==> flow/design.v <==
`timescale 1ns / 1ps
module FD (output reg Q, input C, input D);
  always @(posedge C) Q <= D;
endmodule
module FDR (output reg Q, input C, input D, input R);
  always @(posedge C) Q <= R ? 1'b0 : D;
endmodule
module FDRE (output reg Q, input C, input CE, input D, input R);
  always @(posedge C)
    if (R) Q <= 1'b0;
    else if (CE) Q <= D;
endmodule
module FDS (output reg Q, input C, input D, input S);
  always @(posedge C) Q <= S ? 1'b1 : D;
endmodule
module LUT6 #(parameter [63:0] INIT = 64'h0)
  (output O, input I0, input I1, input I2, input I3, input I4, input I5);
  assign O = INIT[{I5, I4, I3, I2, I1, I0}];
endmodule
module LUT6_2 #(parameter [63:0] INIT = 64'h0)
  (output O6, output O5, input I0, input I1, input I2, input I3, input I4, input I5);
  assign O6 = INIT[{I5, I4, I3, I2, I1, I0}];
  assign O5 = INIT[{1'b0, I4, I3, I2, I1, I0}];
endmodule
module MUXCY (output O, input CI, input DI, input S);
  assign O = S ? CI : DI;
endmodule
module XORCY (output O, input CI, input LI);
  assign O = CI ^ LI;
endmodule
module RAM32M #(parameter [63:0] INIT_A = 64'h0, parameter [63:0] INIT_B = 64'h0,
                parameter [63:0] INIT_C = 64'h0, parameter [63:0] INIT_D = 64'h0)
  (output [1:0] DOA, output [1:0] DOB, output [1:0] DOC, output [1:0] DOD,
   input [4:0] ADDRA, input [4:0] ADDRB, input [4:0] ADDRC, input [4:0] ADDRD,
   input [1:0] DIA, input [1:0] DIB, input [1:0] DIC, input [1:0] DID,
   input WCLK, input WE);
  reg [1:0] ma [0:31];
  reg [1:0] mb [0:31];
  reg [1:0] mc [0:31];
  reg [1:0] md [0:31];
  always @(posedge WCLK)
    if (WE) begin
      ma[ADDRD] <= DIA;
      mb[ADDRD] <= DIB;
      mc[ADDRD] <= DIC;
      md[ADDRD] <= DID;
    end
  assign DOA = ma[ADDRA];
  assign DOB = mb[ADDRB];
  assign DOC = mc[ADDRC];
  assign DOD = md[ADDRD];
endmodule
module RAM64M #(parameter [63:0] INIT_A = 64'h0, parameter [63:0] INIT_B = 64'h0,
                parameter [63:0] INIT_C = 64'h0, parameter [63:0] INIT_D = 64'h0)
  (output DOA, output DOB, output DOC, output DOD,
   input [5:0] ADDRA, input [5:0] ADDRB, input [5:0] ADDRC, input [5:0] ADDRD,
   input DIA, input DIB, input DIC, input DID,
   input WCLK, input WE);
  reg ma [0:63];
  reg mb [0:63];
  reg mc [0:63];
  reg md [0:63];
  always @(posedge WCLK)
    if (WE) begin
      ma[ADDRD] <= DIA;
      mb[ADDRD] <= DIB;
      mc[ADDRD] <= DIC;
      md[ADDRD] <= DID;
    end
  assign DOA = ma[ADDRA];
  assign DOB = mb[ADDRB];
  assign DOC = mc[ADDRC];
  assign DOD = md[ADDRD];
endmodule
module RAM128X1S #(parameter [127:0] INIT = 128'h0)
  (output O, input A0, input A1, input A2, input A3, input A4, input A5, input A6,
   input D, input WCLK, input WE);
  reg m [0:127];
  wire [6:0] a = {A6, A5, A4, A3, A2, A1, A0};
  always @(posedge WCLK) if (WE) m[a] <= D;
  assign O = m[a];
endmodule
module RAM256X1S #(parameter [255:0] INIT = 256'h0)
  (output O, input [7:0] A, input D, input WCLK, input WE);
  reg m [0:255];
  always @(posedge WCLK) if (WE) m[A] <= D;
  assign O = m[A];
endmodule
`timescale 1ps/1ps
module kcpsm6 (address, instruction, bram_enable, in_port, out_port, port_id, write_strobe, k_write_strobe, read_strobe, interrupt, interrupt_ack, sleep, reset, clk) ;
parameter [7:0] 	hwbuild = 8'h00 ;
parameter [11:0] 	interrupt_vector = 12'h3FF ;
parameter integer scratch_pad_memory_size = 64 ;   
output [11:0]	address ;
input	 [17:0]    	instruction ;
output		bram_enable ;
input	 [7:0]	in_port ;
output [7:0]	out_port ;
output [7:0]	port_id ;
output		write_strobe ;
output		k_write_strobe ;
output		read_strobe ;
input			interrupt ;
output		interrupt_ack ;
input			sleep ;
input			reset ;
input			clk ;
wire	[2:1]		t_state_value ;
wire	[2:1]		t_state ;
wire 			run_value ;
wire              run ;
wire  		internal_reset_value ;
wire 			internal_reset ;
wire 			sync_sleep ;
wire 			int_enable_type ;
wire 			interrupt_enable_value ;
wire			interrupt_enable ;
wire			sync_interrupt ;
wire 			active_interrupt_value ;
wire 			active_interrupt ;
wire	[2:0]		arith_logical_sel ;
wire			arith_carry_in ;
wire			arith_carry_value ;
wire			arith_carry ;
wire 	[7:0]		half_arith_logical ;
wire 	[7:0]		logical_carry_mask ;
wire 	[7:0]		carry_arith_logical ;
wire 	[7:0]		arith_logical_value ;
wire 	[7:0]		arith_logical_result ;
wire 	[7:0]		shift_rotate_value ;
wire 	[7:0]		shift_rotate_result ;
wire			shift_in_bit ;
wire 	[7:0]		alu_result ;
wire 	[1:0]		alu_mux_sel_value ;
wire 	[1:0]		alu_mux_sel ;
wire			strobe_type ;
wire 			write_strobe_value ;
wire 			k_write_strobe_value ;
wire			read_strobe_value ;
wire			flag_enable_type ;
wire			flag_enable_value ;
wire			flag_enable ; 
wire			lower_parity ;
wire			lower_parity_sel ;
wire			carry_lower_parity ;
wire 			upper_parity ;
wire			parity ;
wire			shift_carry_value ;
wire			shift_carry ;
wire			carry_flag_value ;
wire			carry_flag ;
wire 			use_zero_flag_value ;
wire			use_zero_flag ;
wire 			drive_carry_in_zero ;
wire          	carry_in_zero ;
wire             	lower_zero ;
wire         	lower_zero_sel ;
wire       		carry_lower_zero ;
wire           	middle_zero ;
wire        	middle_zero_sel ;
wire      		carry_middle_zero ;
wire         	upper_zero_sel ;
wire        	zero_flag_value ;
wire              zero_flag ;
wire       		spm_enable_value ;
wire             	spm_enable ;
wire 	[7:0]		spm_ram_data ;
wire 	[7:0]		spm_data  ;
wire           	regbank_type ;
wire             	bank_value ;
wire              bank ;
wire          	loadstar_type ;
wire         	sx_addr4_value ;
wire   		register_enable_type ;
wire  		register_enable_value ;
wire        	register_enable ;
wire 	[4:0]		sx_addr ;
wire 	[4:0]		sy_addr ;
wire 	[7:0]		sx ;
wire 	[7:0]		sy ;
wire 	[7:0]		sy_or_kk ;
wire       		pc_move_is_valid ;
wire              move_type ;
wire           	returni_type ;
wire 	[2:0]		pc_mode ;
wire 	[11:0]	register_vector ;
wire 	[11:0]	half_pc ;
wire 	[10:0]	carry_pc ;
wire 	[11:0]	pc_value ;
wire 	[11:0]	pc ;
wire 	[11:0]	pc_vector ;
wire             	push_stack ;
wire              pop_stack ;
wire 	[11:0]	stack_memory ;
wire 	[11:0]	return_vector ;
wire       		stack_carry_flag ;
wire      		shadow_carry_flag ;
wire        	stack_zero_flag ;
wire      		shadow_zero_value ;
wire       		shadow_zero_flag ;
wire             	stack_bank ;
wire            	shadow_bank ;
wire              stack_bit ;
wire            	special_bit ;
wire 	[4:0]		half_pointer_value ;
wire 	[4:0]		feed_pointer_value ;
wire 	[4:0]		stack_pointer_carry ;
wire 	[4:0]		stack_pointer_value ;
wire 	[4:0]		stack_pointer ;
LUT6_2 #(
	.INIT	(64'hFFFFF55500000EEE))
reset_lut( 
	.I0 	(run),
	.I1 	(internal_reset),
	.I2 	(stack_pointer_carry[4]),
	.I3 	(t_state[2]),
	.I4 	(reset),
	.I5 	(1'b1),
	.O5 	(run_value),
	.O6 	(internal_reset_value));
FD run_flop (  
	.D 	(run_value),
	.Q 	(run),
	.C 	(clk));
FD internal_reset_flop(
	.D	(internal_reset_value),
	.Q	(internal_reset),
	.C	(clk));
FD sync_sleep_flop(
	.D 	(sleep),
	.Q 	(sync_sleep),
	.C 	(clk));
LUT6_2 #(
	.INIT    (64'h0083000B00C4004C))
t_state_lut( 
	.I0     (t_state[1]),
	.I1     (t_state[2]),
	.I2     (sync_sleep),
	.I3     (internal_reset),
	.I4     (special_bit),
	.I5     (1'b1),
	.O5     (t_state_value[1]),
	.O6     (t_state_value[2]));
FD t_state1_flop (  
	.D      (t_state_value[1]),
	.Q      (t_state[1]),
	.C      (clk));
FD t_state2_flop (  
	.D      (t_state_value[2]),
	.Q      (t_state[2]),
	.C      (clk));
LUT6_2 #(
	.INIT	(64'h0010000000000800))
int_enable_type_lut( 
	.I0     (instruction[13]),
	.I1     (instruction[14]),
	.I2     (instruction[15]),
	.I3     (instruction[16]),
	.I4     (instruction[17]),
	.I5     (1'b1),
	.O5     (loadstar_type),
	.O6     (int_enable_type)) ;
LUT6 #(
	.INIT    (64'h000000000000CAAA))
interrupt_enable_lut( 
	.I0     (interrupt_enable),
	.I1     (instruction[0]),
	.I2     (int_enable_type),
	.I3     (t_state[1]),
	.I4     (active_interrupt),
	.I5     (internal_reset),
	.O      (interrupt_enable_value));                     
FD interrupt_enable_flop (  
	.D      (interrupt_enable_value),
	.Q      (interrupt_enable),
	.C      (clk));
FD sync_interrupt_flop (  
	.D      (interrupt),
	.Q      (sync_interrupt),
	.C      (clk));
LUT6_2 # (
	.INIT    (64'hCC33FF0080808080))
active_interrupt_lut( 
	.I0     (interrupt_enable),
	.I1     (t_state[2]),
	.I2     (sync_interrupt),
	.I3     (bank),
	.I4     (loadstar_type),
	.I5     (1'b1),
	.O5     (active_interrupt_value), 
	.O6     (sx_addr4_value));
FD active_interrupt_flop (  
	.D      (active_interrupt_value),
	.Q      (active_interrupt),
	.C      (clk));
FD interrupt_ack_flop (  
	.D      (active_interrupt),
	.Q      (interrupt_ack),
	.C      (clk));
LUT6 #(
	.INIT    (64'h5A3CFFFF00000000))
pc_move_is_valid_lut( 
	.I0     (carry_flag),
	.I1     (zero_flag),
	.I2     (instruction[14]),
	.I3     (instruction[15]),
	.I4     (instruction[16]),
	.I5     (instruction[17]),
	.O      (pc_move_is_valid)) ;
LUT6_2 # (
	.INIT    (64'h7777027700000200))
move_type_lut( 
	.I0     (instruction[12]),
	.I1     (instruction[13]),
	.I2     (instruction[14]),
	.I3     (instruction[15]),
	.I4     (instruction[16]),
	.I5     (1'b1),
	.O5     (returni_type),
	.O6     (move_type)) ;
LUT6_2 # (
	.INIT    (64'h0000F000000023FF))
pc_mode1_lut( 
	.I0     (instruction[12]),
	.I1     (returni_type),
	.I2     (move_type),
	.I3     (pc_move_is_valid),
	.I4     (active_interrupt),
	.I5     (1'b1),
	.O5     (pc_mode[0]),
	.O6     (pc_mode[1])) ;
LUT6 # (
	.INIT    (64'hFFFFFFFF00040000))
pc_mode2_lut( 
	.I0     (instruction[12]),
	.I1     (instruction[14]),
	.I2     (instruction[15]),
	.I3     (instruction[16]),
	.I4     (instruction[17]),
	.I5     (active_interrupt),
	.O      (pc_mode[2])) ;
LUT6_2 # (
	.INIT    (64'hFFFF100000002000))
push_pop_lut( 
	.I0     (instruction[12]),
	.I1     (instruction[13]),
	.I2     (move_type),
	.I3     (pc_move_is_valid),
	.I4     (active_interrupt),
	.I5     (1'b1),
	.O5     (pop_stack),
	.O6     (push_stack)) ;
LUT6_2 #(
	.INIT    (64'h03CA000004200000))
alu_decode0_lut( 
	.I0     (instruction[13]),
	.I1     (instruction[14]),
	.I2     (instruction[15]),
	.I3     (instruction[16]),
	.I4     (1'b1),
	.I5     (1'b1),
	.O5     (alu_mux_sel_value[0]),
	.O6     (arith_logical_sel[0])) ;
FD alu_mux_sel0_flop(  
	.D      (alu_mux_sel_value[0]),
	.Q      (alu_mux_sel[0]),
	.C      (clk)) ;
LUT6_2 #(
	.INIT    (64'h7708000000000F00))
alu_decode1_lut( 
	.I0     (carry_flag),
	.I1     (instruction[13]),
	.I2     (instruction[14]),
	.I3     (instruction[15]),
	.I4     (instruction[16]),
	.I5     (1'b1),
	.O5     (alu_mux_sel_value[1]),
	.O6     (arith_carry_in)) ;                     
FD alu_mux_sel1_flop (  
	.D      (alu_mux_sel_value[1]),
	.Q      (alu_mux_sel[1]),
	.C      (clk)) ;
LUT6_2 # (
	.INIT    (64'hD000000002000000))
alu_decode2_lut( 
	.I0     (instruction[14]),
	.I1     (instruction[15]),
	.I2     (instruction[16]),
	.I3     (1'b1),
	.I4     (1'b1),
	.I5     (1'b1),
	.O5     (arith_logical_sel[1]),
	.O6     (arith_logical_sel[2])) ;
LUT6_2 # (
	.INIT    (64'h00013F3F0010F7CE))
register_enable_type_lut( 
	.I0     (instruction[13]),
	.I1     (instruction[14]),
	.I2     (instruction[15]),
	.I3     (instruction[16]),
	.I4     (instruction[17]),
	.I5     (1'b1),
	.O5     (flag_enable_type),
	.O6     (register_enable_type)) ;
LUT6_2 # (
	.INIT    (64'hC0CC0000A0AA0000))
register_enable_lut( 
	.I0     (flag_enable_type),
	.I1     (register_enable_type),
	.I2     (instruction[12]),
	.I3     (instruction[17]),
	.I4     (t_state[1]),
	.I5     (1'b1),
	.O5     (flag_enable_value),
	.O6     (register_enable_value)) ;
FDR flag_enable_flop (  
	.D      (flag_enable_value),
	.Q      (flag_enable),
	.R      (active_interrupt),
	.C      (clk)) ;
FDR register_enable_flop (  
	.D      (register_enable_value),
	.Q      (register_enable),
	.R      (active_interrupt),
	.C      (clk)) ;
LUT6_2 # (
	.INIT    (64'h8000000020000000))
spm_enable_lut( 
	.I0     (instruction[13]),
	.I1     (instruction[14]),
	.I2     (instruction[17]),
	.I3     (strobe_type),
	.I4     (t_state[1]),
	.I5     (1'b1),
	.O5     (k_write_strobe_value),
	.O6     (spm_enable_value)) ;
FDR k_write_strobe_flop (  
	.D      (k_write_strobe_value),
	.Q      (k_write_strobe),
	.R      (active_interrupt),
	.C      (clk)) ;
FDR spm_enable_flop (  
	.D      (spm_enable_value),
	.Q      (spm_enable),
	.R      (active_interrupt),
	.C      (clk)) ;
LUT6_2 # (
	.INIT    (64'h4000000001000000))
read_strobe_lut( 
	.I0     (instruction[13]),
	.I1     (instruction[14]),
	.I2     (instruction[17]),
	.I3     (strobe_type),
	.I4     (t_state[1]),
	.I5     (1'b1),
	.O5     (read_strobe_value),
	.O6     (write_strobe_value)) ;
FDR write_strobe_flop (  
	.D      (write_strobe_value),
	.Q      (write_strobe),
	.R      (active_interrupt),
	.C      (clk)) ;
FDR read_strobe_flop (  
	.D      (read_strobe_value),
	.Q      (read_strobe),
	.R      (active_interrupt),
	.C      (clk)) ;
LUT6 # (
	.INIT    (64'h0080020000000000))
regbank_type_lut( 
	.I0     (instruction[12]),
	.I1     (instruction[13]),
	.I2     (instruction[14]),
	.I3     (instruction[15]),
	.I4     (instruction[16]),
	.I5     (instruction[17]),
	.O      (regbank_type)) ;
LUT6 # (
	.INIT    (64'hACACFF00FF00FF00))
bank_lut( 
	.I0     (instruction[0]),
	.I1     (shadow_bank),
	.I2     (instruction[16]),
	.I3     (bank),
	.I4     (regbank_type),
	.I5     (t_state[1]),
	.O      (bank_value)) ;                     
FDR bank_flop (  
	.D      (bank_value),
	.Q      (bank),
	.R      (internal_reset),
	.C      (clk)) ;
FD sx_addr4_flop (  
	.D      (sx_addr4_value),
	.Q      (sx_addr[4]),
	.C      (clk)) ;
assign sx_addr[3:0] = instruction[11:8] ;
assign sy_addr = {bank, instruction[7:4]} ;
XORCY arith_carry_xorcy ( 
	.LI 	(1'b0),
	.CI 	(carry_arith_logical[7]),
	.O      (arith_carry_value)) ;
FD arith_carry_flop (  
	.D      (arith_carry_value),
	.Q      (arith_carry),
	.C      (clk)) ;
LUT6_2 # (
	.INIT    (64'h0000000087780000))
lower_parity_lut( 
	.I0     (instruction[13]),
	.I1     (carry_flag),
	.I2     (arith_logical_result[0]),
	.I3     (arith_logical_result[1]),
	.I4     (1'b1),
	.I5     (1'b1),
	.O5     (lower_parity),
	.O6     (lower_parity_sel)) ;  
MUXCY parity_muxcy ( 
	.DI	(lower_parity),
	.CI	(1'b0),                     
	.S	(lower_parity_sel),
	.O      (carry_lower_parity)) ;
LUT6 #(
	.INIT    (64'h6996966996696996))
upper_parity_lut( 
	.I0     (arith_logical_result[2]),
	.I1     (arith_logical_result[3]),
	.I2     (arith_logical_result[4]),
	.I3     (arith_logical_result[5]),
	.I4     (arith_logical_result[6]),
	.I5     (arith_logical_result[7]),
	.O      (upper_parity)) ;                     
XORCY parity_xorcy( 
	.LI	(upper_parity),
        .CI	(carry_lower_parity),
	.O      (parity)) ;
LUT6 #(
	.INIT    (64'hFFFFAACCF0F0F0F0))
shift_carry_lut( 
	.I0     (sx[0]),
	.I1     (sx[7]),
	.I2     (shadow_carry_flag),
	.I3     (instruction[3]),
	.I4     (instruction[7]),
	.I5     (instruction[16]),
	.O      (shift_carry_value)) ;                     
FD shift_carry_flop(  
	.D      (shift_carry_value),
	.Q      (shift_carry),
	.C      (clk)) ;
LUT6_2 #(
	.INIT    (64'h3333AACCF0AA0000))
carry_flag_lut( 
	.I0     (shift_carry),
	.I1     (arith_carry),
	.I2     (parity),
	.I3     (instruction[14]),
	.I4     (instruction[15]),
	.I5     (instruction[16]),
	.O5     (drive_carry_in_zero),
	.O6     (carry_flag_value)) ;  
FDRE carry_flag_flop(  
	.D      (carry_flag_value),
	.Q      (carry_flag),
       	.CE     (flag_enable),
	.R      (internal_reset),
	.C      (clk)) ;
MUXCY init_zero_muxcy( 
	.DI	(drive_carry_in_zero),
	.CI	(1'b0),
	.S	(carry_flag_value),
	.O      (carry_in_zero)) ;
LUT6_2 # (
	.INIT    (64'hA280000000F000F0))
use_zero_flag_lut( 
	.I0     (instruction[13]),
	.I1     (instruction[14]),
	.I2     (instruction[15]),
	.I3     (instruction[16]),
	.I4     (1'b1),
	.I5     (1'b1),
	.O5     (strobe_type),
	.O6     (use_zero_flag_value)) ;                     
FD use_zero_flag_flop(  
	.D      (use_zero_flag_value),
	.Q      (use_zero_flag),
	.C      (clk)) ;
LUT6_2 #(
	.INIT    (64'h0000000000000001))
lower_zero_lut( 
	.I0     (alu_result[0]),
	.I1     (alu_result[1]),
	.I2     (alu_result[2]),
	.I3     (alu_result[3]),
	.I4     (alu_result[4]),
	.I5     (1'b1),
	.O5     (lower_zero),
	.O6     (lower_zero_sel)) ;                     
MUXCY lower_zero_muxcy( 
	.DI	(lower_zero),
	.CI	(carry_in_zero),
	.S	(lower_zero_sel),
	.O      (carry_lower_zero)) ;
LUT6_2 # (
	.INIT    (64'h0000000D00000000))
middle_zero_lut( 
	.I0     (use_zero_flag),
	.I1     (zero_flag),
	.I2     (alu_result[5]),
	.I3     (alu_result[6]),
	.I4     (alu_result[7]),
	.I5     (1'b1),
	.O5     (middle_zero),
	.O6     (middle_zero_sel)) ;                     
MUXCY middle_zero_muxcy( 
	.DI	(middle_zero),
	.CI	(carry_lower_zero),                     
	.S 	(middle_zero_sel),
  	.O      (carry_middle_zero)) ;
LUT6 #(
	.INIT    (64'hFBFF000000000000))
upper_zero_lut( 
	.I0     (instruction[14]),
	.I1     (instruction[15]),
	.I2     (instruction[16]),
	.I3     (1'b1),
	.I4     (1'b1),
	.I5     (1'b1),
	.O      (upper_zero_sel)) ;                     
MUXCY upper_zero_muxcy( 
	.DI	(shadow_zero_flag),
	.CI	(carry_middle_zero),                    
	.S	(upper_zero_sel),
	.O      (zero_flag_value)) ;
FDRE zero_flag_flop(  
	.D      (zero_flag_value),
	.Q      (zero_flag),
	.CE     (flag_enable),
	.R      (internal_reset),
	.C      (clk)) ;
assign register_vector = {sx[3:0], sy} ;
genvar i ;
generate
for (i = 0 ; i <= 11 ; i = i+1)
begin : address_loop
parameter [7:0] id4 = 8'h30 + i/4 ;
parameter [7:0] id8 = 8'h30 + i/8 ;
parameter [7:0] ip4d8 = 8'h30 + (i+4)/8 ;	  
FD return_vector_flop(  
	.D      (stack_memory[i]),
	.Q      (return_vector[i]),
	.C      (clk));
if (i % 2 == 0) begin: output_data
LUT6_2 #(
	.INIT   (64'hFF00F0F0CCCCAAAA))
pc_vector_mux_lut( 
	.I0     (instruction[i]),
	.I1     (return_vector[i]),
	.I2     (instruction[i+1]),
	.I3     (return_vector[i+1]),
	.I4     (instruction[12]),
	.I5     (1'b1),
	.O5     (pc_vector[i]),
	.O6     (pc_vector[i+1]));
end  
FDRE pc_flop(  
	.D      (pc_value[i]),
	.Q      (pc[i]),
	.R      (internal_reset),
	.CE     (t_state[1]),
	.C      (clk));
if (i == 0) begin: lsb_pc
if (interrupt_vector[i] == 1'b0) begin: low_int_vector
LUT6 #(
	.INIT    (64'h00AA000033CC0F00))
pc_lut( 
	.I0     (register_vector[i]),
	.I1     (pc_vector[i]),
	.I2     (pc[i]),
	.I3     (pc_mode[0]),
	.I4     (pc_mode[1]),
	.I5     (pc_mode[2]), 
	.O      (half_pc[i]));
end  
if (interrupt_vector[i] == 1'b1) begin: high_int_vector
LUT6 #(
	.INIT    (64'h00AA00FF33CC0F00))
pc_lut( 
	.I0     (register_vector[i]),
	.I1     (pc_vector[i]),
	.I2     (pc[i]),
	.I3     (pc_mode[0]),
	.I4     (pc_mode[1]),
	.I5     (pc_mode[2]), 
	.O      (half_pc[i]));
end  
XORCY pc_xorcy( 
	.LI	(half_pc[i]),
	.CI	(1'b0),
	.O      (pc_value[i]));
MUXCY pc_muxcy( 
	.DI 	(pc_mode[0]),
	.CI 	(1'b0),
	.S	(half_pc[i]),
        .O      (carry_pc[i]));
end  
if (i > 0) begin : upper_pc
if (interrupt_vector[i] == 1'b0) begin: low_int_vector
LUT6 #(
	.INIT    (64'h00AA0000CCCCF000))
pc_lut( 
	.I0     (register_vector[i]),
	.I1     (pc_vector[i]),
	.I2     (pc[i]),
	.I3     (pc_mode[0]),
	.I4     (pc_mode[1]),
	.I5     (pc_mode[2]), 
	.O      (half_pc[i]));
end  
if (interrupt_vector[i] == 1'b1) begin: high_int_vector
LUT6 #(
	.INIT    (64'h00AA00FFCCCCF000))
pc_lut( 
	.I0     (register_vector[i]),
	.I1     (pc_vector[i]),
	.I2     (pc[i]),
	.I3     (pc_mode[0]),
	.I4     (pc_mode[1]),
	.I5     (pc_mode[2]), 
	.O      (half_pc[i]));
end  
XORCY pc_xorcy( 
	.LI	(half_pc[i]),
	.CI	(carry_pc[i-1]),
	.O      (pc_value[i]));
if (i < 11) begin: mid_pc
MUXCY pc_muxcy( 
	.DI 	(1'b0),
	.CI 	(carry_pc[i-1]),
	.S 	(half_pc[i]),
	.O     	(carry_pc[i]));
end  
end  
end  
endgenerate
FD shadow_carry_flag_flop(  
	.D      (stack_carry_flag),
	.Q      (shadow_carry_flag),
	.C      (clk)) ;
FD stack_zero_flop(  
	.D      (stack_zero_flag),
	.Q      (shadow_zero_value),
	.C      (clk)) ;
FD shadow_zero_flag_flop(  
	.D      (shadow_zero_value),
	.Q      (shadow_zero_flag),
	.C      (clk)) ;
FD shadow_bank_flop(  
	.D      (stack_bank),
	.Q      (shadow_bank),
	.C      (clk)) ;
FD stack_bit_flop(  
	.D      (stack_bit),
	.Q      (special_bit),
	.C      (clk)) ;
RAM32M #(
	.INIT_A	(64'h0000000000000000), 
	.INIT_B	(64'h0000000000000000), 
	.INIT_C (64'h0000000000000000), 
	.INIT_D (64'h0000000000000000)) 
stack_ram_low ( 
	.DOA	({stack_zero_flag, stack_carry_flag}), 
	.DOB	({stack_bit, stack_bank}),
	.DOC    (stack_memory[1:0]), 
	.DOD    (stack_memory[3:2]),
	.ADDRA	(stack_pointer[4:0]), 
	.ADDRB	(stack_pointer[4:0]), 
	.ADDRC  (stack_pointer[4:0]), 
	.ADDRD  (stack_pointer[4:0]),
	.DIA	({zero_flag, carry_flag}), 
	.DIB	({run, bank}),
	.DIC    (pc[1:0]),
	.DID    (pc[3:2]),
	.WE 	(t_state[1]), 
	.WCLK	(clk));
RAM32M #(
	.INIT_A	(64'h0000000000000000), 
	.INIT_B	(64'h0000000000000000), 
	.INIT_C	(64'h0000000000000000), 
	.INIT_D	(64'h0000000000000000)) 
stack_ram_high(    
	.DOA	(stack_memory[5:4]), 
	.DOB	(stack_memory[7:6]),
	.DOC   	(stack_memory[9:8]),
	.DOD   	(stack_memory[11:10]),
	.ADDRA 	(stack_pointer[4:0]), 
	.ADDRB 	(stack_pointer[4:0]), 
	.ADDRC  (stack_pointer[4:0]), 
	.ADDRD  (stack_pointer[4:0]),
	.DIA    (pc[5:4]),
	.DIB    (pc[7:6]),
	.DIC    (pc[9:8]),
	.DID    (pc[11:10]),
	.WE 	(t_state[1]),  
	.WCLK 	(clk));
generate
for (i = 0 ; i <= 4 ; i = i+1)
begin : stack_loop
parameter [7:0]	id4 = 8'h30 + i/4 ;
if (i == 0) begin: lsb_stack
FDR pointer_flop(  
	.D      (stack_pointer_value[i]),
	.Q      (stack_pointer[i]),
	.R      (internal_reset),
	.C      (clk)) ;
LUT6_2 #(
	.INIT    (64'h001529AAAAAAAAAA))
stack_pointer_lut( 
	.I0     (stack_pointer[i]),
	.I1     (pop_stack),
	.I2     (push_stack),
	.I3     (t_state[1]),
	.I4     (t_state[2]),
	.I5     (1'b1), 
	.O5     (feed_pointer_value[i]),
	.O6     (half_pointer_value[i]));
XORCY stack_xorcy( 
	.LI 	(half_pointer_value[i]),
	.CI 	(1'b0),
	.O      (stack_pointer_value[i]));
MUXCY stack_muxcy( 
	.DI	(feed_pointer_value[i]),
	.CI	(1'b0),
	.S 	(half_pointer_value[i]),
	.O      (stack_pointer_carry[i]));
end  
if (i > 0) begin: upper_stack
FDR pointer_flop(  
	.D      (stack_pointer_value[i]),
	.Q      (stack_pointer[i]),
	.R      (internal_reset),
	.C      (clk)) ;
LUT6_2 #(
	.INIT    (64'h002A252AAAAAAAAA))
stack_pointer_lut( 
	.I0     (stack_pointer[i]),
	.I1     (pop_stack),
	.I2     (push_stack),
	.I3     (t_state[1]),
	.I4     (t_state[2]),
	.I5     (1'b1), 
	.O5     (feed_pointer_value[i]),
	.O6     (half_pointer_value[i]));
XORCY stack_xorcy( 
	.LI 	(half_pointer_value[i]),
	.CI 	(stack_pointer_carry[i-1]),
	.O      (stack_pointer_value[i]));
MUXCY stack_muxcy( 
	.DI 	(feed_pointer_value[i]),
	.CI 	(stack_pointer_carry[i-1]),
	.S 	(half_pointer_value[i]),
	.O      (stack_pointer_carry[i]));
end  
end  
endgenerate
generate
for (i = 0 ; i <= 7 ; i = i+1)
begin : data_path_loop
parameter [7:0]	id1 = 8'h30 + i ;
parameter [7:0]	id2 = 8'h30 + i/2 ;
parameter [7:0]	id4 = 8'h30 + i/4 ;
if (i % 2 == 0) begin: output_data
LUT6_2 #(
	.INIT    (64'hFF00F0F0CCCCAAAA))
sy_kk_mux_lut( 
	.I0     (sy[i]),
	.I1     (instruction[i]),
	.I2     (sy[i+1]),
	.I3     (instruction[i+1]),
	.I4     (instruction[12]),
	.I5     (1'b1),
	.O5     (sy_or_kk[i]),
	.O6     (sy_or_kk[i+1]));
end  
if (i % 2 == 0) begin: second_operand
LUT6_2 #(
	.INIT    (64'hFF00F0F0CCCCAAAA))
out_port_lut( 
	.I0     (sx[i]),
	.I1     (instruction[i+4]),
	.I2     (sx[i+1]),
	.I3     (instruction[i+5]),
	.I4     (instruction[13]),
	.I5     (1'b1),
	.O5     (out_port[i]),
	.O6     (out_port[i+1]));
end  
LUT6_2 #(
	.INIT    (64'h69696E8ACCCC0000))
arith_logical_lut( 
	.I0     (sy_or_kk[i]),
	.I1     (sx[i]),
	.I2     (arith_logical_sel[0]),
	.I3     (arith_logical_sel[1]),
	.I4     (arith_logical_sel[2]),
	.I5     (1'b1),
	.O5     (logical_carry_mask[i]),
	.O6     (half_arith_logical[i]));
FD arith_logical_flop( 
	.D      (arith_logical_value[i]),
	.Q      (arith_logical_result[i]),
	.C      (clk)) ;
if (i == 0) begin: lsb_arith_logical
MUXCY arith_logical_muxcy( 
	.DI 	(logical_carry_mask[i]),
	.CI 	(arith_carry_in),
	.S 	(half_arith_logical[i]),
	.O      (carry_arith_logical[i]));
XORCY arith_logical_xorcy( 
	.LI 	(half_arith_logical[i]),
	.CI 	(arith_carry_in),
	.O      (arith_logical_value[i]));
end  
if (i > 0) begin: upper_arith_logical
MUXCY arith_logical_muxcy( 
	.DI 	(logical_carry_mask[i]),
	.CI 	(carry_arith_logical[i-1]),
	.S 	(half_arith_logical[i]),
	.O      (carry_arith_logical[i]));
XORCY arith_logical_xorcy( 
	.LI 	(half_arith_logical[i]),
	.CI 	(carry_arith_logical[i-1]),
	.O      (arith_logical_value[i]));
end  
if (hwbuild[i] == 1'b0) begin: low_hwbuild 
FDR shift_rotate_flop( 
	.D      (shift_rotate_value[i]),
	.Q      (shift_rotate_result[i]),
	.R      (instruction[7]),
	.C      (clk)) ;
end  
if (hwbuild[i] == 1'b1) begin: high_hwbuild 
FDS shift_rotate_flop( 
	.D      (shift_rotate_value[i]),
	.Q      (shift_rotate_result[i]),
	.S 	(instruction[7]),
	.C      (clk)) ;
end  
if (i == 0) begin: lsb_shift_rotate
LUT6 #(
	.INIT    (64'hBFBC8F8CB3B08380))
shift_bit_lut( 
	.I0     (instruction[0]),
	.I1     (instruction[1]),
	.I2     (instruction[2]),
	.I3     (carry_flag),
	.I4     (sx[0]),
	.I5     (sx[7]),
	.O      (shift_in_bit));
LUT6_2 #(
	.INIT    (64'hFF00F0F0CCCCAAAA))
shift_rotate_lut( 
	.I0     (shift_in_bit),
	.I1     (sx[i+1]),
	.I2     (sx[i]),
	.I3     (sx[i+2]),
	.I4     (instruction[3]),
	.I5     (1'b1),
	.O5     (shift_rotate_value[i]),
	.O6     (shift_rotate_value[i+1]));
end  
if (i == 2 || i == 4) begin: mid_shift_rotate
LUT6_2 #(
	.INIT    (64'hFF00F0F0CCCCAAAA))
shift_rotate_lut( 
	.I0     (sx[i-1]),
	.I1     (sx[i+1]),
	.I2     (sx[i]),
	.I3     (sx[i+2]),
	.I4     (instruction[3]),
	.I5     (1'b1),
	.O5     (shift_rotate_value[i]),
	.O6     (shift_rotate_value[i+1]));
end  
if (i == 6) begin: msb_shift_rotate
LUT6_2 #(
	.INIT    (64'hFF00F0F0CCCCAAAA))
shift_rotate_lut( 
	.I0     (sx[i-1]),
	.I1     (sx[i+1]),
	.I2     (sx[i]),
	.I3     (shift_in_bit),
	.I4     (instruction[3]),
	.I5     (1'b1),
	.O5     (shift_rotate_value[i]),
	.O6     (shift_rotate_value[i+1]));
end  
LUT6 #(
	.INIT    (64'hFF00F0F0CCCCAAAA))
alu_mux_lut( 
	.I0     (arith_logical_result[i]),
	.I1     (shift_rotate_result[i]),
	.I2     (in_port[i]),
	.I3     (spm_data[i]),
	.I4     (alu_mux_sel[0]),
	.I5     (alu_mux_sel[1]),
	.O      (alu_result[i]));
if (scratch_pad_memory_size == 64) begin : small_spm
FD spm_flop( 
	.D      (spm_ram_data[i]),
	.Q      (spm_data[i]),
	.C      (clk)) ;
if (i == 0 || i == 4) begin: small_spm_ram
RAM64M #( 
	.INIT_A	(64'h0000000000000000),
	.INIT_B	(64'h0000000000000000),
	.INIT_C	(64'h0000000000000000),
	.INIT_D	(64'h0000000000000000)) 
spm_ram(   
	.DOA 	(spm_ram_data[i]),
	.DOB 	(spm_ram_data[i+1]),
	.DOC    (spm_ram_data[i+2]),
	.DOD    (spm_ram_data[i+3]),
	.ADDRA 	(sy_or_kk[5:0]),
	.ADDRB 	(sy_or_kk[5:0]),
	.ADDRC  (sy_or_kk[5:0]),
	.ADDRD  (sy_or_kk[5:0]),
	.DIA 	(sx[i]),
	.DIB 	(sx[i+1]),
	.DIC    (sx[i+2]),
	.DID    (sx[i+3]),
	.WE 	(spm_enable),
	.WCLK 	(clk));
end  
end  
if (scratch_pad_memory_size == 128) begin : medium_spm
RAM128X1S  #(
	.INIT	(128'h00000000000000000000000000000000))
spm_ram(       
	.D      (sx[i]),
	.WE 	(spm_enable),
	.WCLK 	(clk),
	.A0 	(sy_or_kk[0]),
	.A1 	(sy_or_kk[1]),
	.A2 	(sy_or_kk[2]),
	.A3 	(sy_or_kk[3]),
	.A4 	(sy_or_kk[4]),
	.A5 	(sy_or_kk[5]),
	.A6 	(sy_or_kk[6]),
	.O      (spm_ram_data[i]));
FD spm_flop( 
	.D      (spm_ram_data[i]),
	.Q      (spm_data[i]),
	.C      (clk)) ;
end  
if (scratch_pad_memory_size == 256) begin : large_spm
RAM256X1S #(
	.INIT	(256'h0000000000000000000000000000000000000000000000000000000000000000))
spm_ram (       
	.D      (sx[i]),
	.WE 	(spm_enable),
	.WCLK 	(clk),
	.A 	(sy_or_kk),
	.O      (spm_ram_data[i]));
FD spm_flop( 
	.D      (spm_ram_data[i]),
	.Q      (spm_data[i]),
	.C      (clk)) ;
end  
end  
endgenerate
RAM32M #(
	.INIT_A	(64'h0000000000000000), 
	.INIT_B	(64'h0000000000000000), 
	.INIT_C (64'h0000000000000000), 
	.INIT_D (64'h0000000000000000)) 
lower_reg_banks(    
	.DOA 	(sy[1:0]), 
	.DOB 	(sx[1:0]),
	.DOC    (sy[3:2]),
	.DOD    (sx[3:2]),
	.ADDRA 	(sy_addr), 
	.ADDRB 	(sx_addr), 
	.ADDRC  (sy_addr), 
	.ADDRD  (sx_addr), 
	.DIA 	(alu_result[1:0]),
	.DIB 	(alu_result[1:0]),
	.DIC    (alu_result[3:2]),
	.DID    (alu_result[3:2]),
	.WE 	(register_enable), 
	.WCLK	(clk));
RAM32M #(
	.INIT_A	(64'h0000000000000000), 
	.INIT_B	(64'h0000000000000000), 
	.INIT_C (64'h0000000000000000),  
	.INIT_D (64'h0000000000000000)) 
upper_reg_banks(    
	.DOA 	(sy[5:4]), 
	.DOB 	(sx[5:4]),
	.DOC    (sy[7:6]),
	.DOD    (sx[7:6]),
	.ADDRA 	(sy_addr),
	.ADDRB 	(sx_addr),
	.ADDRC  (sy_addr), 
	.ADDRD  (sx_addr), 
	.DIA 	(alu_result[5:4]),
	.DIB 	(alu_result[5:4]),
	.DIC    (alu_result[7:6]),
	.DID    (alu_result[7:6]),
	.WE 	(register_enable), 
	.WCLK	(clk));
assign address = pc;
assign bram_enable = t_state[2];
assign port_id = sy_or_kk;
endmodule
Step by step through the tools: kcpsm6
What the tools print for kcpsm6, step after step.
Line numbers count from 1 in the design file above.
Operators carry their Yosys type and port widths (W data, S select, Z words).
{ "inputs": {"design": "kcpsm6", "clock": "clk", "lib": "sky130hd", "pvt_corner": "tt_025C_1v80"} }

Word level
Yosys after proc, flatten, opt, wreduce and memory -nomap, before mapping. Enables and synchronous resets that opt folds into registers are not counted as muxes. Memory bits, and registers merged into a memory's read port (data or address), are not among the register bits. Print and check cells are not counted. Equal cells are merged and count once.
Yosys's memory passes give these memory sizes; they may raise the number of words (mostly to a power of two), join words into wider ones and drop unused or constant bits.
{ "word_totals": {"register_bits": 58, "latch_bits": 0, "ramBits": 1536, "romBits": 0, "clocked_rd_ports_x_width": 24, "n_memories": 24, "input_bits": 30, "out_inout_bits": 33} }
{ "mem_list": {"columns": ["memory", "words", "word_bits", "rd", "wr", "line", "source"], "rows": [
  ["data_path_loop[0].small_spm.small_spm_ram.spm_ram.ma", 64, 1, 1, 1, 59, "reg ma [0:63];"],
  ["data_path_loop[0].small_spm.small_spm_ram.spm_ram.mb", 64, 1, 1, 1, 60, "reg mb [0:63];"],
  ["data_path_loop[0].small_spm.small_spm_ram.spm_ram.mc", 64, 1, 1, 1, 61, "reg mc [0:63];"],
  ["data_path_loop[0].small_spm.small_spm_ram.spm_ram.md", 64, 1, 1, 1, 62, "reg md [0:63];"],
  ["data_path_loop[4].small_spm.small_spm_ram.spm_ram.ma", 64, 1, 1, 1, 59, null],
  ["data_path_loop[4].small_spm.small_spm_ram.spm_ram.mb", 64, 1, 1, 1, 60, null]
]} }
Memories not listed: 18.
{ "classes": {"add_sub_neg": 0, "multipliers": 0, "div": 0, "cmp": 0, "equal": 0, "shifts": 129, "mux": 55, "bitwise": 24, "reduce_logical": 0} }
{ "op_table": {"columns": ["cell", "n"], "rows": [
  ["$shiftx A64 B6 Y1 const A", 79],
  ["$shiftx A64 B5 Y1 const A", 50],
  ["$mux W1", 40],
  ["$xor A1 B1 Y1", 24],
  ["$mux W2", 12],
  ["$mux W5", 2],
  ["$mux W6", 1]
]} }

Logic depth
Longest topological path by Yosys (ltp), each cell counted once; first at word level (registers and memories cut), then after technology mapping (sequential cells cut; the memories' decode and read muxes count).
{ "depth": {"ltp_word": 15, "abc_area": 0, "ltp_mapped": 23} }

Netlist
Yosys stat after the flow's synthesis: flattened, memories mapped to cells. It holds for the ABC_AREA given above (unset counts as 0); a run with the other value may have another netlist.
{ "mapped": {"cells": 3206, "yosys_area_um2": 55942.4, "seq_area_um2": 40078.4, "flip_flops": 1362, "buf_cells": 238} }
{ "types": {"columns": ["cell_type", "n"], "rows": [
  ["sky130_fd_sc_hd__edfxtp_1", 1280],
  ["sky130_fd_sc_hd__mux4_2", 249],
  ["sky130_fd_sc_hd__a22oi_1", 228],
  ["sky130_fd_sc_hd__dfxtp_1", 82],
  ["sky130_fd_sc_hd__mux2i_1", 153],
  ["sky130_fd_sc_hd__nor2_1", 233],
  ["sky130_fd_sc_hd__nand2_1", 123],
  ["sky130_fd_sc_hd__clkbuf_1", 106],
  ["sky130_fd_sc_hd__ha_1", 30],
  ["sky130_fd_sc_hd__a21oi_1", 70],
  ["sky130_fd_sc_hd__nand4_1", 56],
  ["sky130_fd_sc_hd__buf_4", 39],
  ["sky130_fd_sc_hd__mux2_2", 23],
  ["sky130_fd_sc_hd__buf_2", 47],
  ["sky130_fd_sc_hd__buf_6", 19],
  ["sky130_fd_sc_hd__o21ai_0", 42],
  ["sky130_fd_sc_hd__nand3_1", 38],
  ["sky130_fd_sc_hd__o22ai_1", 26]
]} }
Other cell types: 61; their cells: 362.
By module: a second synthesis without flattening, with its own total; a netlist apart from the flattened one above.
{ "unflattened": {"hier_cells": 3887, "hier_area_um2": 67457.2} }
Rows give one instance, submodules left out.
{ "modules": {"columns": ["module", "instances", "n_cells", "mod_area_um2", "seq_area_um2"], "rows": [
  ["RAM32M", 4, 561, 10211.0, 7687.4],
  ["RAM64M", 2, 525, 10219.8, 7687.4],
  ["FD", 48, 1, 20.0, 20.0],
  ["LUT6_2", 8, 13, 97.6, 0.0],
  ["FDR", 20, 2, 33.8, 20.0],
  ["LUT6_2", 18, 2, 33.8, 0.0],
  ["FDRE", 14, 3, 33.8, 20.0],
  ["MUXCY", 29, 1, 15.0, 0.0],
  ["LUT6", 9, 5, 33.8, 0.0],
  ["XORCY", 27, 1, 8.8, 0.0],
  ["LUT6_2", 4, 8, 48.8, 0.0],
  ["LUT6", 8, 1, 22.5, 0.0],
  ["LUT6_2", 1, 17, 117.6, 0.0],
  ["LUT6_2", 1, 17, 96.3, 0.0]
]} }
Modules not listed: 30.

Timing after synthesis
OpenSTA on the mapped netlist: ideal clock, no wires. The path of least setup slack (recovery checks aside). Input and output delay are each 20% of the period. Register names are those of the netlist, which keeps one name where synthesis merged equal registers.
{ "synth_timing": {"path_kind": "in2out", "start": "input instruction[9]", "end": "output out_port[0]", "tclk_ns": 9.0, "out_delay_ns": 1.800, "t_arrival_ns": 7.357, "path_slack_ns": -0.157, "delay_ns": 5.557, "stages": 8, "synth_period_reached_ns": 9.157} }
"delay_ns" = arrival - input delay + setup time.
A path that ends at an output port has no setup time.
"stages": output pins that drive a net of the path, with the launching flip-flop's if there is one; two outputs of one cell count as two.
"synth_period_reached_ns" is the clock period less the worst setup slack; recovery checks do not enter. This is arithmetic on one report: input and output delays are still those of the set period (20% each).
Between the ends stands the longest chain of elaborated cells between them, by number of cells; it is not shown to be the way that was timed. Of several equally long chains one is given.
Each line given opens the expression or statement behind the cell; cells for indexed reads and writes are added by Yosys, which also makes memories of some case tables.
The chain passes a memory read, where the word-level depth is cut; so it can be longer than that depth.
{ "synth_via": {"cell_sequence": "sky130_fd_sc_hd__clkbuf_1 sky130_fd_sc_hd__clkbuf_1 sky130_fd_sc_hd__mux4_2 sky130_fd_sc_hd__o22ai_1 sky130_fd_sc_hd__nor4_1 sky130_fd_sc_hd__inv_1 sky130_fd_sc_hd__o21ai_0 sky130_fd_sc_hd__buf_4", "elab_chain_cells": 2, "cells_between": 2, "cone_classes": "shift: 1; memory: 1"} }
{ "synth_rtl": {"columns": ["item", "line", "source"], "rows": [
  ["start: declaration", 95, "input [17:0] instruction ;"],
  ["$mem_v2 Z32 W2", 38, "reg [1:0] mb [0:31];"],
  ["$shiftx A64 B5 Y1", 23, "assign O5 = INIT[{1'b0, I4, I3, I2, I1, I0}];"],
  ["end: declaration", 98, "output [7:0] out_port ;"]
]} }
Some nets on the timed path still bear RTL names; the line given drives or declares the net.
{ "synth_named_nets": {"columns": ["signal", "line", "source"], "rows": [
  ["address_loop[8].upper_pc.high_int_vector.pc_lut.I0", 49, "assign DOB = mb[ADDRB];"],
  ["data_path_loop[0].second_operand.out_port_lut.O5", 23, null]
]} }

Path in the finished layout
Path of least setup slack in the final report of run 1 (OpenROAD, finished layout, wires in). Where an end is a register, its clock arrival counts in the times.
{ "layout_timing": {"path_kind": "in2out", "start": "input instruction[5]", "end": "output port_id[2]", "tclk_ns": 9.0, "out_delay_ns": 1.80, "t_arrival_ns": 7.27, "path_slack_ns": -0.07, "stages": 14} }
Between the ends stands the longest chain of elaborated cells between them, by number of cells; it is not shown to be the way that was timed. Of several equally long chains one is given.
The chain passes a memory read, where the word-level depth is cut; so it can be longer than that depth.
{ "layout_via": {"cell_sequence": "sky130_fd_sc_hd__clkdlybuf4s50_1 sky130_fd_sc_hd__buf_4 sky130_fd_sc_hd__nor2_1 sky130_fd_sc_hd__buf_2 sky130_fd_sc_hd__a22oi_1 sky130_fd_sc_hd__a21oi_1 sky130_fd_sc_hd__or4_4 sky130_fd_sc_hd__o21ai_4 sky130_fd_sc_hd__buf_4 sky130_fd_sc_hd__buf_4 sky130_fd_sc_hd__buf_4 sky130_fd_sc_hd__buf_2 sky130_fd_sc_hd__buf_4 sky130_fd_sc_hd__clkdlybuf4s50_1", "elab_chain_cells": 2, "cells_between": 2, "cone_classes": "shift: 1; memory: 1"} }
{ "layout_rtl": {"columns": ["item", "line", "source"], "rows": [
  ["start: declaration", 95, "input [17:0] instruction ;"],
  ["$mem_v2 Z32 W2", 39, "reg [1:0] mc [0:31];"],
  ["$shiftx A64 B5 Y1", 23, "assign O5 = INIT[{1'b0, I4, I3, I2, I1, I0}];"],
  ["end: declaration", 99, "output [7:0] port_id ;"]
]} }
Some nets on the timed path still bear RTL names; the line given drives or declares the net.
{ "layout_named_nets": {"columns": ["signal", "line"], "rows": [
  ["data_path_loop[2].arith_logical_lut.I0", 23]
]} }

Subject: flow runs of kcpsm6

Hi,

Settings and measured results of 4 stored flow runs for module kcpsm6 (sky130hd), not sorted in any way. The constraints put input and output delay at 20% of the set period each and load the outputs with 0.01 pF.
"period_less_ws_ns" = clock period - worst setup slack. The figure is calculated, with input and output delays left at 20% of the set period.
"worst_path_ns" is the time allowed to the run's worst setup path (the clock period less input and output delay, where it has them) less its slack. Clock arrival times count: a late capture clock shortens it, a late launch clock lengthens it.
"design_power_uw" is the tool's figure for a default switching activity; nothing was simulated.
[
  {
    "run": "run 1",
    "settings": { "CORE_ASPECT_RATIO": 1.15, "GPL_TIMING_DRIVEN": 0, "MIN_ROUTING_LAYER": "met2", "PLACE_DENSITY_LB_ADDON": 0.1, "SLEW_MARGIN": 10, "period_ns": 9.0, "CAP_MARGIN": 20, "CORE_MARGIN": 2, "CORE_UTILIZATION": 40 },
    "results": { "final_cell_area_um2": 65537.9, "ws_setup_ns": -0.074, "total_die_area_um2": 142870.0, "hold_worst_slack_ns": 0.338, "final_setup_tns_ns": -0.085, "design_power_uw": 14682, "yosys_chip_area_um2": 55942.4, "worst_path_ns": 5.47, "worstPathKind": "in2out", "period_less_ws_ns": 9.074, "post_route_util_pct": 47.1 }
  },
  {
    "run": "run 2",
    "settings": { "ABC_AREA": 0, "CAP_MARGIN": 30, "CELL_PAD_IN_SITES_DETAIL_PLACEMENT": 1, "CELL_PAD_IN_SITES_GLOBAL_PLACEMENT": 3, "CORE_UTILIZATION": 15, "GPL_TIMING_DRIVEN": 0, "MAX_ROUTING_LAYER": "met4", "PLACE_DENSITY_LB_ADDON": 0.12, "SLEW_MARGIN": 25, "period_ns": 4.6, "CORE_MARGIN": 2 },
    "results": { "post_route_util_pct": 20.3, "yosys_chip_area_um2": 55942.4, "total_die_area_um2": 377850.0, "worst_path_ns": 3.63, "worstPathKind": "in2reg", "design_power_uw": 31376, "ws_setup_ns": 0.051, "period_less_ws_ns": 4.549, "final_setup_tns_ns": 0.000, "final_cell_area_um2": 75341.0, "hold_worst_slack_ns": 0.353 }
  },
  {
    "run": "run 3",
    "settings": { "CELL_PAD_IN_SITES_DETAIL_PLACEMENT": 2, "CORE_UTILIZATION": 24, "PLACE_DENSITY": 0.65, "SETUP_SLACK_MARGIN": 1.27, "period_ns": 5.34, "CAP_MARGIN": 20, "CORE_MARGIN": 2, "SLEW_MARGIN": 20 },
    "results": { "design_power_uw": 26464, "worst_path_ns": 4.19, "worstPathKind": "in2reg", "period_less_ws_ns": 5.255, "hold_worst_slack_ns": 0.394, "final_cell_area_um2": 73261.5, "ws_setup_ns": 0.085, "final_setup_tns_ns": 0.000, "total_die_area_um2": 236969.0, "post_route_util_pct": 31.6, "yosys_chip_area_um2": 55942.4 }
  },
  {
    "run": "run 4",
    "settings": { "ABC_AREA": 0, "CAP_MARGIN": 10, "CELL_PAD_IN_SITES_DETAIL_PLACEMENT": 1, "CELL_PAD_IN_SITES_GLOBAL_PLACEMENT": 0, "CORE_MARGIN": 3, "CORE_UTILIZATION": 15, "CTS_CLUSTER_DIAMETER": 344, "GPL_TIMING_DRIVEN": 0, "MAX_ROUTING_LAYER": "met4", "PLACE_DENSITY_LB_ADDON": 0.12, "SLEW_MARGIN": 25, "TNS_END_PERCENT": 5, "period_ns": 4.48 },
    "results": { "ws_setup_ns": -0.210, "hold_worst_slack_ns": 0.459, "final_cell_area_um2": 73329.1, "yosys_chip_area_um2": 55942.4, "worst_path_ns": 3.79, "worstPathKind": "in2reg", "design_power_uw": 30734, "total_die_area_um2": 380313.0, "final_setup_tns_ns": -4.064, "post_route_util_pct": 19.8, "period_less_ws_ns": 4.690 }
  }
]

Regards
